==> flow/design.v <==
`timescale 1ns/1ps
module adder_32bit (
    input wire [31:0] a,
    input wire [31:0] b,
    output wire [31:0] sum
);
    wire [31:0] p, g;
    wire [32:0] c;
    assign c[0] = 1'b0;
    wire [7:0] block_p, block_g;
    wire [8:0] block_c;
    assign block_c[0] = 1'b0;
    assign p = a ^ b;   
    assign g = a & b;   
    assign c[1] = g[0] | (p[0] & c[0]);
    assign c[2] = g[1] | (p[1] & c[1]);
    assign c[3] = g[2] | (p[2] & c[2]);
    assign c[4] = g[3] | (p[3] & c[3]);
    assign block_p[0] = p[0] & p[1] & p[2] & p[3];
    assign block_g[0] = g[3] | (p[3] & g[2]) | (p[3] & p[2] & g[1]) | (p[3] & p[2] & p[1] & g[0]);
    assign c[5] = g[4] | (p[4] & c[4]);
    assign c[6] = g[5] | (p[5] & c[5]);
    assign c[7] = g[6] | (p[6] & c[6]);
    assign c[8] = g[7] | (p[7] & c[7]);
    assign block_p[1] = p[4] & p[5] & p[6] & p[7];
    assign block_g[1] = g[7] | (p[7] & g[6]) | (p[7] & p[6] & g[5]) | (p[7] & p[6] & p[5] & g[4]);
    assign c[9]  = g[8]  | (p[8]  & c[8]);
    assign c[10] = g[9]  | (p[9]  & c[9]);
    assign c[11] = g[10] | (p[10] & c[10]);
    assign c[12] = g[11] | (p[11] & c[11]);
    assign block_p[2] = p[8] & p[9] & p[10] & p[11];
    assign block_g[2] = g[11] | (p[11] & g[10]) | (p[11] & p[10] & g[9]) | (p[11] & p[10] & p[9] & g[8]);
    assign c[13] = g[12] | (p[12] & c[12]);
    assign c[14] = g[13] | (p[13] & c[13]);
    assign c[15] = g[14] | (p[14] & c[14]);
    assign c[16] = g[15] | (p[15] & c[15]);
    assign block_p[3] = p[12] & p[13] & p[14] & p[15];
    assign block_g[3] = g[15] | (p[15] & g[14]) | (p[15] & p[14] & g[13]) | (p[15] & p[14] & p[13] & g[12]);
    assign c[17] = g[16] | (p[16] & c[16]);
    assign c[18] = g[17] | (p[17] & c[17]);
    assign c[19] = g[18] | (p[18] & c[18]);
    assign c[20] = g[19] | (p[19] & c[19]);
    assign block_p[4] = p[16] & p[17] & p[18] & p[19];
    assign block_g[4] = g[19] | (p[19] & g[18]) | (p[19] & p[18] & g[17]) | (p[19] & p[18] & p[17] & g[16]);
    assign c[21] = g[20] | (p[20] & c[20]);
    assign c[22] = g[21] | (p[21] & c[21]);
    assign c[23] = g[22] | (p[22] & c[22]);
    assign c[24] = g[23] | (p[23] & c[23]);
    assign block_p[5] = p[20] & p[21] & p[22] & p[23];
    assign block_g[5] = g[23] | (p[23] & g[22]) | (p[23] & p[22] & g[21]) | (p[23] & p[22] & p[21] & g[20]);
    assign c[25] = g[24] | (p[24] & c[24]);
    assign c[26] = g[25] | (p[25] & c[25]);
    assign c[27] = g[26] | (p[26] & c[26]);
    assign c[28] = g[27] | (p[27] & c[27]);
    assign block_p[6] = p[24] & p[25] & p[26] & p[27];
    assign block_g[6] = g[27] | (p[27] & g[26]) | (p[27] & p[26] & g[25]) | (p[27] & p[26] & p[25] & g[24]);
    assign c[29] = g[28] | (p[28] & c[28]);
    assign c[30] = g[29] | (p[29] & c[29]);
    assign c[31] = g[30] | (p[30] & c[30]);
    assign c[32] = g[31] | (p[31] & c[31]);
    assign block_p[7] = p[28] & p[29] & p[30] & p[31];
    assign block_g[7] = g[31] | (p[31] & g[30]) | (p[31] & p[30] & g[29]) | (p[31] & p[30] & p[29] & g[28]);
    assign block_c[1] = block_g[0] | (block_p[0] & block_c[0]);
    assign block_c[2] = block_g[1] | (block_p[1] & block_c[1]);
    assign block_c[3] = block_g[2] | (block_p[2] & block_c[2]);
    assign block_c[4] = block_g[3] | (block_p[3] & block_c[3]);
    assign block_c[5] = block_g[4] | (block_p[4] & block_c[4]);
    assign block_c[6] = block_g[5] | (block_p[5] & block_c[5]);
    assign block_c[7] = block_g[6] | (block_p[6] & block_c[6]);
    assign block_c[8] = block_g[7] | (block_p[7] & block_c[7]);
    assign sum = p ^ c[31:0];
endmodule
`timescale 1ns/1ps
module csa_32bit (
    input wire [31:0] a,
    input wire [31:0] b,
    input wire [31:0] c,
    output wire [31:0] sum,
    output wire [31:0] carry
);
    genvar i;
    generate
        for (i = 0; i < 32; i = i + 1) begin : csa_bit
            full_adder fa (
                .a(a[i]),
                .b(b[i]),
                .c_in(c[i]),
                .sum(sum[i]),
                .c_out(carry[i])
            );
        end
    endgenerate
endmodule
module full_adder (
    input wire a,
    input wire b,
    input wire c_in,
    output wire sum,
    output wire c_out
);
    wire xor_ab, and_ab, and_xor_cin;
    xor_gate xor1 (.a(a), .b(b), .out(xor_ab));
    xor_gate xor2 (.a(xor_ab), .b(c_in), .out(sum));
    and_gate and1 (.a(a), .b(b), .out(and_ab));
    and_gate and2 (.a(xor_ab), .b(c_in), .out(and_xor_cin));
    or_gate or1 (.a(and_ab), .b(and_xor_cin), .out(c_out));
endmodule
`timescale 1ns/1ps
module and_gate (
    input wire a,
    input wire b,
    output wire out
);
    and(out,a,b);
endmodule
module xor_gate (
    input wire a,
    input wire b,
    output wire out
);
    xor(out,a,b);
endmodule
module or_gate (
    input wire a,
    input wire b,
    output wire out
);
    or(out,a,b);
endmodule
module multiplier_16bit (
    input wire [15:0] a,
    input wire [15:0] b,
    output wire [31:0] product
);
    wire [31:0] pp [15:0];
    genvar i, j;
    generate
        for (i = 0; i < 16; i = i + 1) begin : pp_row
            for (j = 0; j < 16; j = j + 1) begin : pp_col
                wire pp_bit;
                and pp_and (pp_bit, a[j], b[i]);
                assign pp[i][j+i] = pp_bit;
            end
            if (i > 0) begin : lower_zeros
                for (j = 0; j < i; j = j + 1) begin : lz
                    assign pp[i][j] = 1'b0;
                end
            end
            if (i + 16 < 32) begin : upper_zeros
                for (j = i + 16; j < 32; j = j + 1) begin : uz
                    assign pp[i][j] = 1'b0;
                end
            end
        end
    endgenerate
    wire [31:0] s1_sum[5:0], s1_carry[5:0];
    csa_32bit csa1_0 (.a(pp[0]), .b(pp[1]), .c(pp[2]), .sum(s1_sum[0]), .carry(s1_carry[0]));
    csa_32bit csa1_1 (.a(pp[3]), .b(pp[4]), .c(pp[5]), .sum(s1_sum[1]), .carry(s1_carry[1]));
    csa_32bit csa1_2 (.a(pp[6]), .b(pp[7]), .c(pp[8]), .sum(s1_sum[2]), .carry(s1_carry[2]));
    csa_32bit csa1_3 (.a(pp[9]), .b(pp[10]), .c(pp[11]), .sum(s1_sum[3]), .carry(s1_carry[3]));
    csa_32bit csa1_4 (.a(pp[12]), .b(pp[13]), .c(pp[14]), .sum(s1_sum[4]), .carry(s1_carry[4]));
    assign s1_sum[5] = pp[15];
    assign s1_carry[5] = 32'd0;
    wire [31:0] s2_sum[3:0], s2_carry[3:0];
    csa_32bit csa2_0 (.a(s1_sum[0]), .b({s1_carry[0][30:0], 1'b0}), .c(s1_sum[1]),
                      .sum(s2_sum[0]), .carry(s2_carry[0]));
    csa_32bit csa2_1 (.a({s1_carry[1][30:0], 1'b0}), .b(s1_sum[2]), .c({s1_carry[2][30:0], 1'b0}),
                      .sum(s2_sum[1]), .carry(s2_carry[1]));
    csa_32bit csa2_2 (.a(s1_sum[3]), .b({s1_carry[3][30:0], 1'b0}), .c(s1_sum[4]),
                      .sum(s2_sum[2]), .carry(s2_carry[2]));
    csa_32bit csa2_3 (.a({s1_carry[4][30:0], 1'b0}), .b(s1_sum[5]), .c({s1_carry[5][30:0], 1'b0}),
                      .sum(s2_sum[3]), .carry(s2_carry[3]));
    wire [31:0] s3_sum[2:0], s3_carry[2:0];
    csa_32bit csa3_0 (.a(s2_sum[0]), .b({s2_carry[0][30:0], 1'b0}), .c(s2_sum[1]),
                      .sum(s3_sum[0]), .carry(s3_carry[0]));
    csa_32bit csa3_1 (.a({s2_carry[1][30:0], 1'b0}), .b(s2_sum[2]), .c({s2_carry[2][30:0], 1'b0}),
                      .sum(s3_sum[1]), .carry(s3_carry[1]));
    assign s3_sum[2] = s2_sum[3];
    assign s3_carry[2] = {s2_carry[3][30:0], 1'b0};
    wire [31:0] s4_sum[1:0], s4_carry[1:0];
    csa_32bit csa4_0 (.a(s3_sum[0]), .b({s3_carry[0][30:0], 1'b0}), .c(s3_sum[1]),
                      .sum(s4_sum[0]), .carry(s4_carry[0]));
    csa_32bit csa4_1 (.a({s3_carry[1][30:0], 1'b0}), .b(s3_sum[2]), .c(s3_carry[2]),
                      .sum(s4_sum[1]), .carry(s4_carry[1]));
    wire [31:0] final_sum, final_carry;
    csa_32bit csa_final (.a(s4_sum[0]), .b({s4_carry[0][30:0], 1'b0}), .c(s4_sum[1]),
                         .sum(final_sum), .carry(final_carry));
    wire [31:0] shifted_carry;
    assign shifted_carry = {final_carry[30:0], 1'b0};
    wire [31:0] temp_sum;
    adder_32bit final_adder1 (.a(final_sum), .b(shifted_carry), .sum(temp_sum));
    wire [31:0] shifted_carry2;
    assign shifted_carry2 = {s4_carry[1][30:0], 1'b0};
    adder_32bit final_adder2 (.a(temp_sum), .b(shifted_carry2), .sum(product));
endmodule
`timescale 1ns/1ps
module pe (
    input wire clk,
    input wire rst_n,
    input wire en,
    input wire [15:0] a_in,       
    input wire [15:0] b_in,       
    input wire [31:0] partial_sum_in,   
    input wire load_acc,          
    output reg [15:0] a_out,      
    output reg [15:0] b_out,      
    output wire [31:0] acc_out    
);
    wire [31:0] mult_result;
    wire [31:0] add_result;
    reg [31:0] accumulator;
    multiplier_16bit mult_inst (
        .a(a_in),
        .b(b_in),
        .product(mult_result)
    );
    adder_32bit add_inst (
        .a(accumulator),
        .b(mult_result),
        .sum(add_result)
    );
    always @(posedge clk or negedge rst_n) begin
        if (!rst_n) begin
            accumulator <= 32'd0;
        end else if (load_acc) begin
            accumulator <= partial_sum_in;
        end else if (en) begin
            accumulator <= add_result;
        end
    end
    always @(posedge clk or negedge rst_n) begin
        if (!rst_n) begin
            a_out <= 16'd0;
            b_out <= 16'd0;
        end else if (en) begin
            a_out <= a_in;
            b_out <= b_in;
        end
    end
    assign acc_out = accumulator;
endmodule
`timescale 1ns/1ps
module mac_array_4x4 (
    input wire clk,
    input wire rst_n,
    input wire en,
    input wire load_acc,
    input wire [15:0] a_in_0,
    input wire [15:0] a_in_1,
    input wire [15:0] a_in_2,
    input wire [15:0] a_in_3,
    input wire [15:0] b_in_0,
    input wire [15:0] b_in_1,
    input wire [15:0] b_in_2,
    input wire [15:0] b_in_3,
    input wire [511:0] partial_sum_init,
    output wire [31:0] result_0_0, result_0_1, result_0_2, result_0_3,
    output wire [31:0] result_1_0, result_1_1, result_1_2, result_1_3,
    output wire [31:0] result_2_0, result_2_1, result_2_2, result_2_3,
    output wire [31:0] result_3_0, result_3_1, result_3_2, result_3_3
);
    wire [15:0] a_wire [0:3][0:4];   
    wire [15:0] b_wire [0:4][0:3];   
    assign a_wire[0][0] = a_in_0;
    assign a_wire[1][0] = a_in_1;
    assign a_wire[2][0] = a_in_2;
    assign a_wire[3][0] = a_in_3;
    assign b_wire[0][0] = b_in_0;
    assign b_wire[0][1] = b_in_1;
    assign b_wire[0][2] = b_in_2;
    assign b_wire[0][3] = b_in_3;
    wire [31:0] acc_out [0:3][0:3];
    genvar row, col;
    generate
        for (row = 0; row < 4; row = row + 1) begin : pe_row
            for (col = 0; col < 4; col = col + 1) begin : pe_col
                pe pe_inst (
                    .clk(clk),
                    .rst_n(rst_n),
                    .en(en),
                    .a_in(a_wire[row][col]),
                    .b_in(b_wire[row][col]),
                    .partial_sum_in(partial_sum_init[(row*4+col)*32 +: 32]),
                    .load_acc(load_acc),
                    .a_out(a_wire[row][col+1]),
                    .b_out(b_wire[row+1][col]),
                    .acc_out(acc_out[row][col])
                );
            end
        end
    endgenerate
    assign result_0_0 = acc_out[0][0];
    assign result_0_1 = acc_out[0][1];
    assign result_0_2 = acc_out[0][2];
    assign result_0_3 = acc_out[0][3];
    assign result_1_0 = acc_out[1][0];
    assign result_1_1 = acc_out[1][1];
    assign result_1_2 = acc_out[1][2];
    assign result_1_3 = acc_out[1][3];
    assign result_2_0 = acc_out[2][0];
    assign result_2_1 = acc_out[2][1];
    assign result_2_2 = acc_out[2][2];
    assign result_2_3 = acc_out[2][3];
    assign result_3_0 = acc_out[3][0];
    assign result_3_1 = acc_out[3][1];
    assign result_3_2 = acc_out[3][2];
    assign result_3_3 = acc_out[3][3];
endmodule
# Tool chain data of mac_array_4x4
# Each step is given for the RTL above and for the edited RTL.
# Lines under "before" count in the file above, lines under "after" in the edited file.
# "diff" is "after" less "before", of the values as shown.
# Cell names lack the library's common part.
# Not given: --
# inputs
top	mac_array_4x4
clock_port	clk
lib	sky130hd
lib_corner	tt_025C_1v80

# The edit
# Unified diff, file above to edited file.
# The edited RTL no longer does the same as the RTL above: the edit was made by script, with no optimisation intended.
# begin of diff
@@ -103,5 +103,5 @@
     xor_gate xor2 (.a(xor_ab), .b(c_in), .out(sum));
     and_gate and1 (.a(a), .b(b), .out(and_ab));
-    and_gate and2 (.a(xor_ab), .b(c_in), .out(and_xor_cin));
+    assign and_xor_cin = xor_ab;
     or_gate or1 (.a(and_ab), .b(and_xor_cin), .out(c_out));
 endmodule
# end of diff

# Elaborated design
# Source: Yosys, flattened and elaborated. Widths are those after wreduce. Registers that Yosys merges into a memory's read port (data or address) are not register bits. Print and check cells do not count. Equal cells are merged and count once.
# word_totals
element	before	after	diff
latch_bits	0	0	0
ram_bits	0	0	0
clocked_rd_ports_x_width	0	0	0
reg_bits	896	896	0
memories	0	0	0
elab_cells	23785	21993	-1792
romBits	0	0	0
# op_classes
element	before	after	diff
addsub	0	0	0
n_div	0	0	0
eq_ne	0	0	0
n_shift	0	0	0
reduce_and_logical	1	1	0
mul	0	0	0
cmp	0	0	0
bitwise	23712	21920	-1792
mux	32	32	0
# ops
cell	before	after	diff
1-bit bitwise AND	12368	9312	-3056
1-bit OR	4368	5216	848
1-bit bitwise XOR	6832	7248	416
32-bit bitwise XOR	64	80	16
31-bit bitwise XOR	16	0	-16
31-bit by 32-bit bitwise XOR with 32-bit output	16	0	-16
32-bit by 31-bit bitwise XOR with 32-bit output	0	16	16
31-bit bitwise AND	48	48	0
32-bit 2-to-1 mux	32	32	0
2-bit nonzero test	1	1	0

# Longest topological paths
# Depth = most cells in a row (Yosys ltp): at word level without a register or memory, in the mapped netlist without a sequential cell, where the memories' decode and read muxes count.
# depth
element	before	after	diff
ltp_word	204	199	-5
abc_area	0	0	--
mapped_depth	48	49	1

# Synthesis result
# Yosys stat after the flow's synthesis: flattened, memories mapped to cells. It holds for the ABC_AREA given above (unset counts as 0); a run with the other value may have another netlist.
# synth_totals
element	before	after	diff
seq_area_um2	22421.5	22421.5	0.0
area_um2	175240.6	166866.3	-8374.3
ff_cells	896	896	0
cells	17773	18005	232
# by_type
cell	before	after	diff
and2_1	3920	16	-3904
nand2_1	1158	4574	3416
inv_1	4471	1137	-3334
ha_1	1024	3792	2768
fa_1	4032	1296	-2736
xnor2_1	32	2368	2336
xor2_1	16	1168	1152
clkbuf_1	570	999	429
o21ai_0	912	494	-418
mux2i_1	16	289	273
mux2_2	385	625	240
o21ai_1	63	0	-63
buf_4	53	36	-17
buf_6	14	30	16
a21oi_1	0	16	16
a31oi_1	0	16	16
nand2_4	0	16	16
or3_1	0	16	16
# Not every row of either side is listed.
# By module: a second synthesis without flattening, with its own total; a netlist apart from the flattened one above.
# hier_totals
element	before	after	diff
cells_unflattened	45296	38128	-7168
area_unflattened_um2	366071.1	321228.1	-44843.0
# Each row is one instance without its submodules.
# modules_before
mod	seq_area_um2	mod_area_um2	n_inst	cells
xor_gate	0.0	8.8	14336	1
and_gate	0.0	6.3	14336	1
pe	1601.5	2811.4	16	206
or_gate	0.0	6.3	7168	1
adder_32bit	0.0	636.9	48	32
multiplier_16bit	0.0	1901.8	16	289
csa_32bit	0.0	0.0	224	0
full_adder	0.0	0.0	7168	0
mac_array_4x4	0.0	0.0	1	0
# modules_after
mod	seq_area_um2	mod_area_um2	n_inst	cells
xor_gate	0.0	8.8	14336	1
pe	1601.5	2811.4	16	206
and_gate	0.0	6.3	7168	1
or_gate	0.0	6.3	7168	1
adder_32bit	0.0	636.9	48	32
multiplier_16bit	0.0	1901.8	16	289
csa_32bit	0.0	0.0	224	0
full_adder	0.0	0.0	7168	0
mac_array_4x4	0.0	0.0	1	0

# Path before layout
# OpenSTA on the mapped netlist: ideal clock, no wires. The path of least setup slack (recovery checks aside). Input and output delay are each 20% of the period. Register names are those of the netlist, which keeps one name where synthesis merged equal registers.
# synth_timing
element	before	after	diff
kind	input port to flip-flop	input port to flip-flop	--
from	in b_in_0[0]	in a_in_1[3]	--
to	reg pe_row[0].pe_col[0].pe_inst.accumulator[31]	reg pe_row[1].pe_col[0].pe_inst.accumulator[31]	--
delay_ns	13.384	15.203	1.819
path_buffers	1	2	1
t_required_ns	17.884	17.918	0.034
slack_ns	1.016	-0.803	-1.819
clock_period_ns	18.0	18.0	0.0
driving_pins	41	49	8
t_first_pin_ns	3.600	3.600	0.000
setup_ns	0.116	0.082	-0.034
t_arrival_ns	16.868	18.721	1.853
period_less_setup_slack_ns	16.984	18.803	1.819
# "delay_ns" = arrival - input delay + setup time.
# "driving_pins": output pins that drive a net of the path, with the launching flip-flop's if there is one; two outputs of one cell count as two.
# "period_less_setup_slack_ns" = period - worst setup slack (recovery checks aside). The figure is calculated, with input and output delays left at 20% of the set period.
# The rows between start and end are the longest chain of elaborated cells between them; the timing report does not say that the signal goes this way. Where chains are equally long, one stands for them.
# A line is the first line of the expression or statement that the cell stems from. Yosys adds cells for indexed reads and writes and turns some case tables into memories.
# At most two assigning lines are given for a register; there are more.
# synth_via_before
path_cell_list	clkbuf_1 and2_1 fa_1 inv_1 fa_1 fa_1 fa_1 inv_1 ha_1 fa_1 inv_1 fa_1 fa_1 fa_1 fa_1 fa_1 fa_1 fa_1 [5 not listed] fa_1 fa_1 fa_1 fa_1 fa_1 fa_1 fa_1 fa_1 fa_1 fa_1 fa_1 fa_1 fa_1 fa_1 fa_1 xnor2_1 xnor2_1 o311ai_0
elab_chain_cells	71
# synth_rtl_before
element	line_no	rtl
start, declared	252	input wire [15:0] b_in_0,
1-bit bitwise AND	141	and pp_and (pp_bit, a[j], b[i]);
1-bit bitwise XOR	121	xor(out,a,b);
1-bit bitwise AND	114	and(out,a,b);
1-bit OR	128	or(out,a,b);
1-bit bitwise XOR	121
1-bit bitwise AND	114
1-bit OR	128
[57 not listed]	--
31-bit by 32-bit bitwise XOR with 32-bit output	71	assign sum = p ^ c[31:0];
32-bit bitwise XOR	13	assign p = a ^ b;
32-bit bitwise XOR	71
32-bit bitwise XOR	13
32-bit bitwise XOR	71
32-bit 2-to-1 mux	227	end else if (en) begin
32-bit 2-to-1 mux	225	end else if (load_acc) begin
end, assigned	226	accumulator <= partial_sum_in;
end, assigned	228	accumulator <= add_result;
end, declared	211	reg [31:0] accumulator;
# synth_via_after
path_cell_list	clkbuf_1 clkbuf_1 nand2_1 ha_1 xor2_1 ha_1 xor2_1 ha_1 inv_1 ha_1 inv_1 ha_1 inv_1 fa_1 fa_1 fa_1 fa_1 fa_1 [13 not listed] fa_1 fa_1 fa_1 fa_1 fa_1 fa_1 fa_1 fa_1 fa_1 fa_1 fa_1 fa_1 fa_1 fa_1 xnor2_1 xnor3_1 or3_1 a31oi_1
elab_chain_cells	72
# synth_rtl_after
element	line_no	rtl
start, declared	249	input wire [15:0] a_in_1,
1-bit bitwise AND	141	and pp_and (pp_bit, a[j], b[i]);
1-bit bitwise XOR (7 in a row)	121	xor(out,a,b);
32-bit by 31-bit bitwise XOR with 32-bit output	13	assign p = a ^ b;
1-bit bitwise AND	18	assign c[4] = g[3] | (p[3] & c[3]);
1-bit OR	18
1-bit bitwise AND	21	assign c[5] = g[4] | (p[4] & c[4]);
1-bit OR	21
[52 not listed]	--
32-bit bitwise XOR	71	assign sum = p ^ c[31:0];
32-bit bitwise XOR	13
32-bit bitwise XOR	71
32-bit bitwise XOR	13
32-bit bitwise XOR	71
32-bit 2-to-1 mux	227	end else if (en) begin
32-bit 2-to-1 mux	225	end else if (load_acc) begin
end, assigned	226	accumulator <= partial_sum_in;
end, assigned	228	accumulator <= add_result;
end, declared	211	reg [31:0] accumulator;

# Timing after layout
# Path of least setup slack in the final report of each run of pair A (OpenROAD, finished layout, wires in). Where an end is a register, its clock arrival counts in the times.
# layout_timing
element	before	after	diff
kind	input port to flip-flop	input port to flip-flop	--
from	in b_in_1[0]	in b_in_3[0]	--
to	reg pe_row[0].pe_col[1].pe_inst.accumulator[31]	reg pe_row[0].pe_col[3].pe_inst.accumulator[31]	--
t_required_ns	18.10	18.07	-0.03
clock_period_ns	17.3	17.3	0.0
setup_ns	0.08	0.08	0.00
t_arrival_ns	17.73	17.99	0.26
path_buffers	3	1	-2
driving_pins	44	46	2
t_first_pin_ns	3.46	3.46	0.00
slack_ns	0.37	0.08	-0.29
# The rows between start and end are the longest chain of elaborated cells between them; the timing report does not say that the signal goes this way. Where chains are equally long, one stands for them.
# At most two assigning lines are given for a register; there are more.
# layout_via_before
path_cell_list	clkdlybuf4s50_1 buf_12 and2_1 fa_1 inv_1 fa_1 fa_1 fa_1 inv_1 ha_1 fa_1 inv_1 fa_1 fa_1 fa_1 fa_2 fa_1 fa_1 [8 not listed] fa_1 fa_1 fa_1 fa_1 fa_1 fa_1 fa_1 fa_1 fa_1 fa_1 fa_1 fa_1 fa_1 xnor2_1 xnor2_1 buf_4 nand3_1 o211ai_1
elab_chain_cells	71
# layout_rtl_before
element	line_no	rtl
start, declared	253	input wire [15:0] b_in_1,
1-bit bitwise AND	141	and pp_and (pp_bit, a[j], b[i]);
1-bit bitwise XOR	121	xor(out,a,b);
1-bit bitwise AND	114	and(out,a,b);
1-bit OR	128	or(out,a,b);
1-bit bitwise XOR	121
1-bit bitwise AND	114
1-bit OR	128
[57 not listed]	--
31-bit by 32-bit bitwise XOR with 32-bit output	71	assign sum = p ^ c[31:0];
32-bit bitwise XOR	13	assign p = a ^ b;
32-bit bitwise XOR	71
32-bit bitwise XOR	13
32-bit bitwise XOR	71
32-bit 2-to-1 mux	227	end else if (en) begin
32-bit 2-to-1 mux	225	end else if (load_acc) begin
end, assigned	226	accumulator <= partial_sum_in;
end, assigned	228	accumulator <= add_result;
end, declared	211	reg [31:0] accumulator;
# layout_via_after
path_cell_list	buf_8 nand2_4 ha_4 xor2_1 ha_1 xor2_1 ha_1 inv_2 ha_4 inv_2 ha_4 inv_2 fa_2 fa_2 fa_2 fa_2 fa_2 fa_2 [10 not listed] fa_2 fa_2 fa_2 fa_2 fa_2 fa_2 fa_2 fa_2 fa_2 fa_2 fa_1 fa_2 fa_1 fa_2 xnor2_2 xnor3_1 or3_1 a31oi_1
elab_chain_cells	74
# layout_rtl_after
element	line_no	rtl
start, declared	255	input wire [15:0] b_in_3,
1-bit bitwise AND	141	and pp_and (pp_bit, a[j], b[i]);
1-bit bitwise XOR (5 in a row)	121	xor(out,a,b);
32-bit by 31-bit bitwise XOR with 32-bit output	13	assign p = a ^ b;
1-bit bitwise AND	16	assign c[2] = g[1] | (p[1] & c[1]);
1-bit OR	16
1-bit bitwise AND	17	assign c[3] = g[2] | (p[2] & c[2]);
1-bit OR	17
[56 not listed]	--
32-bit bitwise XOR	71	assign sum = p ^ c[31:0];
32-bit bitwise XOR	13
32-bit bitwise XOR	71
32-bit bitwise XOR	13
32-bit bitwise XOR	71
32-bit 2-to-1 mux	227	end else if (en) begin
32-bit 2-to-1 mux	225	end else if (load_acc) begin
end, assigned	226	accumulator <= partial_sum_in;
end, assigned	228	accumulator <= add_result;
end, declared	211	reg [31:0] accumulator;

# Measured runs
# Both versions went through the flow (Yosys, OpenROAD) with the same settings in each pair. Constraints: input delay and output delay 20% of the set period each, output load 0.01 pF.
# flow_settings_pair_A
CORE_UTILIZATION	40
period_ns	17.3
CAP_MARGIN	20
CORE_MARGIN	2
SLEW_MARGIN	20
# results_pair_A
element	before	after	diff
synth_area_um2	175240.6	166866.3	-8374.3
setupTns_ns	0.000	0.000	0.000
achieved_period_ns	16.927	17.224	0.297
dieArea_um2	443409.0	422351.0	-21058.0
layout_utilization_pct	45.5	45.8	0.3
post_route_stdcell_area_um2	199055.0	190634.0	-8421.0
final_hold_ws_ns	0.509	0.506	-0.003
fin_ws_ns	0.373	0.076	-0.297
# "achieved_period_ns" = clock period - worst setup slack. The figure is calculated, with input and output delays left at 20% of the set period.
